==> flow/design.v <==
`timescale 1ns / 1ps
module RegisterBank(clk,writeEnabled,regAddress1,regAddress2,writeAddress,writeData,pc,dataOut1,dataOut2);
	input logic clk;
	input writeEnabled;  
	input logic [3:0] regAddress1;  
	input logic [3:0] regAddress2;  
	input logic [3:0] writeAddress;  
	input logic [31:0] writeData;  
	input logic [31:0] pc; 
	output logic [31:0] dataOut1;  
	output logic [31:0] dataOut2;  
	logic [31:0] regs [15:0];
	always_ff @(posedge clk) 
		begin
			for (int i = 0; i < 16; i++)
				if(writeEnabled && writeAddress == i) begin
					regs[i] <= writeData;  
				end
		end
	assign dataOut1 = (regAddress1 == 4'b1111) ? pc : regs[regAddress1];  
	assign dataOut2 = (regAddress2 == 4'b1111) ? pc : regs[regAddress2];  
endmodule
======== From RTL to reports: RegisterBank ========
Tool output for the design above before and after an edit, in the order of the flow.
"unedited" refers to lines of the RTL above, "edited" to lines of the edited file.
"difference" is "edited" less "unedited", of the values as shown; "relative change" is that difference over "unedited", in percent.
Operators carry their Yosys type and port widths (W data, S select, Z words).
Not given: --
set-up
  design top .............................. RegisterBank
  clock port .............................. clk
  standard-cell library ................... sky130hd
  library corner .......................... tt_025C_1v80

======== Diff ========
The edit as a unified diff against the file above.
The edited RTL no longer does the same as the RTL above: the edit was made by script, with no optimisation intended.
begin of diff
@@ -19,4 +19,4 @@
 		end
 	assign dataOut1 = (regAddress1 == 4'b1111) ? pc : regs[regAddress1];  
-	assign dataOut2 = (regAddress2 == 4'b1111) ? pc : regs[regAddress2];  
+	assign dataOut2 = pc;  
 endmodule
end of diff

======== After elaboration ========
Yosys after proc, flatten, opt, wreduce and memory -nomap, before mapping. Enables and synchronous resets that opt folds into registers are not counted as muxes. Print and check cells are not counted. Equal cells are merged and count once.
storage and ports
  what                             unedited  edited  difference  relative change (%)
  register bits after elaboration  480       480     0           0.00
  bits of input ports              78        78      0           0.00
  output and inout port bits       64        64      0           0.00
  elaborated cells                 81        63      -18         -22.22
operators by class
  what                              unedited  edited  difference  relative change (%)
  eq/ne operators                   44        29      -15         -34.09
  mux-type cells                    4         2       -2          -50.00
  reductions and logical operators  18        17      -1          -5.56
operators with widths
  cell                  unedited  edited  difference  relative change (%)
  $eq A4 B4 Y1 const B  23        15      -8          -34.78
  $eq A4 B3 Y1 const B  12        8       -4          -33.33
  $eq A4 B2 Y1 const B  6         4       -2          -33.33
  $eq A4 B1 Y1 const B  3         2       -1          -33.33
  $logic_not A4 Y1      3         2       -1          -33.33
  $mux W32              2         1       -1          -50.00
  $pmux W32 S15         2         1       -1          -50.00
  $logic_and A1 B1 Y1   15        15      0           0.00

======== Longest topological paths ========
Yosys ltp: most cells in a row. Word level: on the elaborated netlist, between registers, memories and ports. Mapped: between sequential cells and ports; inverters and the memories' decode and read muxes count.
logic depth
  what                          unedited  edited  difference  relative change (%)
  word-level depth              3         3       0           0.00
  ABC_AREA                      0         0       --          --
  depth in mapped cells         9         9       0           0.00
  mapped depth without buffers  5         5       0           0.00

======== Netlist ========
The flow's flattened synthesis, as Yosys stat reports it; memories are mapped. The netlist is that of the ABC_AREA named above (0 if unset); the other value can give another one.
mapped netlist
  what                             unedited  edited   difference  relative change (%)
  standard cells after synthesis   1823      1208     -615        -33.74
  chip area (Yosys) (um^2)         23188.5   19127.1  -4061.4     -17.51
  area of sequential cells (um^2)  14413.8   14413.8  0.0         0.00
  flip-flops                       480       480      0           0.00
  buffer cells                     158       109      -49         -31.01
cells by type
  cell                       unedited  edited  difference  relative change (%)
  sky130_fd_sc_hd__a22oi_1   150       37      -113        -75.33
  sky130_fd_sc_hd__o22ai_1   115       45      -70         -60.87
  sky130_fd_sc_hd__nand2_1   120       62      -58         -48.33
  sky130_fd_sc_hd__buf_2     77        26      -51         -66.23
  sky130_fd_sc_hd__a21oi_1   106       64      -42         -39.62
  sky130_fd_sc_hd__nor2_1    72        30      -42         -58.33
  sky130_fd_sc_hd__mux2i_1   88        49      -39         -44.32
  sky130_fd_sc_hd__o221ai_1  30        0       -30         -100.00
  sky130_fd_sc_hd__buf_4     25        46      +21         +84.00
  sky130_fd_sc_hd__a221oi_1  56        37      -19         -33.93
  sky130_fd_sc_hd__nor3_1    28        9       -19         -67.86
  sky130_fd_sc_hd__o22a_1    18        1       -17         -94.44
  sky130_fd_sc_hd__nor4_1    15        0       -15         -100.00
  sky130_fd_sc_hd__nor2b_1   21        9       -12         -57.14
  sky130_fd_sc_hd__o21ai_0   97        86      -11         -11.34
  sky130_fd_sc_hd__buf_6     20        9       -11         -55.00
  sky130_fd_sc_hd__o211ai_1  14        3       -11         -78.57
  sky130_fd_sc_hd__o21a_1    2         13      +11         +550.00
Not every row of either side is listed.

======== Worst setup path after synthesis ========
Source: OpenSTA report_checks on the synthesized netlist (no wires, ideal clock, input and output delay 20% of the period each), path of least setup slack; recovery checks are left aside. Register names are those of the netlist, which keeps one name where synthesis merged equal registers.
path post-synthesis
  what                                 unedited               edited                 difference  relative change (%)
  path type                            in2reg                 in2reg                 --          --
  start                                input writeAddress[3]  input writeAddress[3]  --          --
  end                                  register regs[0][0]    register regs[0][0]    --          --
  clock period (ns)                    5.0                    5.0                    0.0         0.00
  external input delay (ns)            1.000                  1.000                  0.000       0.00
  setup time (ns)                      0.461                  0.461                  0.000       --
  time at the first pin (ns)           1.000                  1.000                  0.000       0.00
  arrival (ns)                         3.720                  3.720                  0.000       0.00
  required time (ns)                   4.539                  4.539                  0.000       0.00
  setup slack (ns)                     0.819                  0.819                  0.000       --
  path delay (ns)                      3.181                  3.181                  0.000       0.00
  stages on the path                   2                      2                      0           0.00
  path buffers                         0                      0                      0           --
  period reached after synthesis (ns)  4.181                  4.181                  0.000       0.00
"path delay" is the arrival time less input delay plus setup time.
"stages on the path" counts driving pins, that of a launching flip-flop among them; a cell with two outputs on the path counts twice.
"period reached after synthesis" is the clock period less the worst setup slack; recovery checks do not enter. This is arithmetic on one report: input and output delays are still those of the set period (20% each).
The rows between start and end are the longest chain of elaborated cells between them; the timing report does not say that the signal goes this way. Where chains are equally long, one stands for them.
A line is the first line of the expression or statement that the cell stems from. Yosys adds cells for indexed reads and writes and turns some case tables into memories.
on the way, post-synthesis, unedited
  cells stage by stage .................... sky130_fd_sc_hd__or3b_2 > sky130_fd_sc_hd__nor3_1
  length of the longest elaborated chain .. 2
  elaborated cells on any way between the ends .. 2
  source lines of those cells ............. 1
  those cells by class .................... reduce/logical: 2
ends and longest elaborated chain, post-synthesis, unedited
  what                 line  text
  start: declaration   7     input logic [3:0] writeAddress;
  $logic_not A4 Y1     16    if(writeEnabled && writeAddress == i) begin
  $logic_and A1 B1 Y1  16
  end: assignment      17    regs[i] <= writeData;
  end: declaration     12    logic [31:0] regs [15:0];
on the way, post-synthesis, edited
  cells stage by stage .................... sky130_fd_sc_hd__or3b_2 > sky130_fd_sc_hd__nor3_1
  length of the longest elaborated chain .. 2
  elaborated cells on any way between the ends .. 2
  source lines of those cells ............. 1
  those cells by class .................... reduce/logical: 2
ends and longest elaborated chain, post-synthesis, edited
  what                 line  text
  start: declaration   7     input logic [3:0] writeAddress;
  $logic_not A4 Y1     16    if(writeEnabled && writeAddress == i) begin
  $logic_and A1 B1 Y1  16
  end: assignment      17    regs[i] <= writeData;
  end: declaration     12    logic [31:0] regs [15:0];

======== Timing after layout ========
Path of least setup slack in the final report of each run of pair A (OpenROAD, finished layout, wires in). Where an end is a register, its clock arrival counts in the times.
path post-layout
  what                        unedited              edited                difference  relative change (%)
  path type                   in2out                in2out                --          --
  start                       input regAddress1[2]  input regAddress1[1]  --          --
  end                         output dataOut1[31]   output dataOut1[8]    --          --
  clock period (ns)           5.0                   5.0                   0.0         0.00
  external input delay (ns)   1.00                  1.00                  0.00        0.00
  external output delay (ns)  1.00                  1.00                  0.00        0.00
  time at the first pin (ns)  1.00                  1.00                  0.00        0.00
  arrival (ns)                3.84                  3.58                  -0.26       -6.77
  required time (ns)          4.00                  4.00                  0.00        0.00
  setup slack (ns)            0.16                  0.42                  +0.26       --
  stages on the path          8                     9                     +1          +12.50
  path buffers                3                     4                     +1          +33.33
The rows between start and end are the longest chain of elaborated cells between them; the timing report does not say that the signal goes this way. Where chains are equally long, one stands for them.
on the way, post-layout, unedited
  cells stage by stage .................... sky130_fd_sc_hd__buf_2 > sky130_fd_sc_hd__buf_4 > sky130_fd_sc_hd__nand2b_1 > sky130_fd_sc_hd__nor2_1 > sky130_fd_sc_hd__a221o_1 > sky130_fd_sc_hd__a211oi_1 > sky130_fd_sc_hd__a21oi_1 > sky130_fd_sc_hd__clkdlybuf4s50_1
  length of the longest elaborated chain .. 3
  elaborated cells on any way between the ends .. 18
  source lines of those cells ............. 1
  those cells by class .................... eq/ne: 15; mux: 2; reduce/logical: 1
ends and longest elaborated chain, post-layout, unedited
  what                line  text
  start: declaration  5     input logic [3:0] regAddress1;
  $eq A4 B4 Y1        20    assign dataOut1 = (regAddress1 == 4'b1111) ? pc : regs[regAddress1];
  $pmux W32 S15       20
  $mux W32            20
  end: declaration    10    output logic [31:0] dataOut1;
on the way, post-layout, edited
  cells stage by stage .................... sky130_fd_sc_hd__buf_2 > sky130_fd_sc_hd__buf_12 > sky130_fd_sc_hd__and2_1 > sky130_fd_sc_hd__buf_4 > sky130_fd_sc_hd__a22o_1 > sky130_fd_sc_hd__a22o_1 > sky130_fd_sc_hd__a21oi_1 > sky130_fd_sc_hd__a31oi_1 > sky130_fd_sc_hd__clkdlybuf4s50_1
  length of the longest elaborated chain .. 3
  elaborated cells on any way between the ends .. 18
  source lines of those cells ............. 1
  those cells by class .................... eq/ne: 15; mux: 2; reduce/logical: 1
ends and longest elaborated chain, post-layout, edited
  what                line  text
  start: declaration  5     input logic [3:0] regAddress1;
  $eq A4 B4 Y1        20    assign dataOut1 = (regAddress1 == 4'b1111) ? pc : regs[regAddress1];
  $pmux W32 S15       20
  $mux W32            20
  end: declaration    10    output logic [31:0] dataOut1;

======== Flow runs ========
Both versions went through the flow (Yosys, OpenROAD) with the same settings in each pair. Constraints: input delay and output delay 20% of the set period each, output load 0.01 pF.
flow settings, pair A
  CORE_UTILIZATION ........................ 40
  period_ns ............................... 5.0
  CAP_MARGIN .............................. 20
  CORE_MARGIN ............................. 2
  SLEW_MARGIN ............................. 20
final reports, pair A
  what                                    unedited  edited   difference  relative change (%)
  Yosys chip area after synthesis (um^2)  23188.5   19127.1  -4061.4     -17.51
  die area (um^2)                         59912.4   49581.9  -10330.5    -17.24
  post-layout utilization (%)             48.2      48.0     -0.2        --
  setup slack of the critical path (ns)   0.162     0.417    +0.255      --
  worst hold slack (ns)                   1.290     1.335    +0.045      --
  total design power (mW)                 9.589     8.688    -0.901      -9.40
  achieved period (ns)                    4.838     4.583    -0.255      -5.27
flow settings, pair B
  ABC_AREA ................................ 1
  CELL_PAD_IN_SITES_GLOBAL_PLACEMENT ...... 1
  CORE_ASPECT_RATIO ....................... 0.5
  CORE_MARGIN ............................. 6
  CORE_UTILIZATION ........................ 59
  CTS_CLUSTER_SIZE ........................ 94
  PLACE_DENSITY ........................... 0.83
  SETUP_SLACK_MARGIN ...................... -0.48
  period_ns ............................... 7.97
  CAP_MARGIN .............................. 20
  SLEW_MARGIN ............................. 20
final reports, pair B
  what                                    unedited  edited   difference  relative change (%)
  Yosys chip area after synthesis (um^2)  25350.6   20339.5  -5011.1     -19.77
  die area (um^2)                         48388.4   39344.6  -9043.8     -18.69
  post-layout utilization (%)             68.2      69.8     +1.6        --
  setup slack of the critical path (ns)   1.305     1.497    +0.192      --
  worst hold slack (ns)                   1.885     1.938    +0.053      --
  total design power (mW)                 5.632     5.189    -0.443      -7.87
  achieved period (ns)                    6.665     6.473    -0.192      -2.88
By "achieved period" is meant the clock period of the run minus its worst setup slack. This is arithmetic on one report: input and output delays are still those of the set period (20% each).
"total design power" rests on the timing tool's default activity at the inputs, not on a simulated workload.
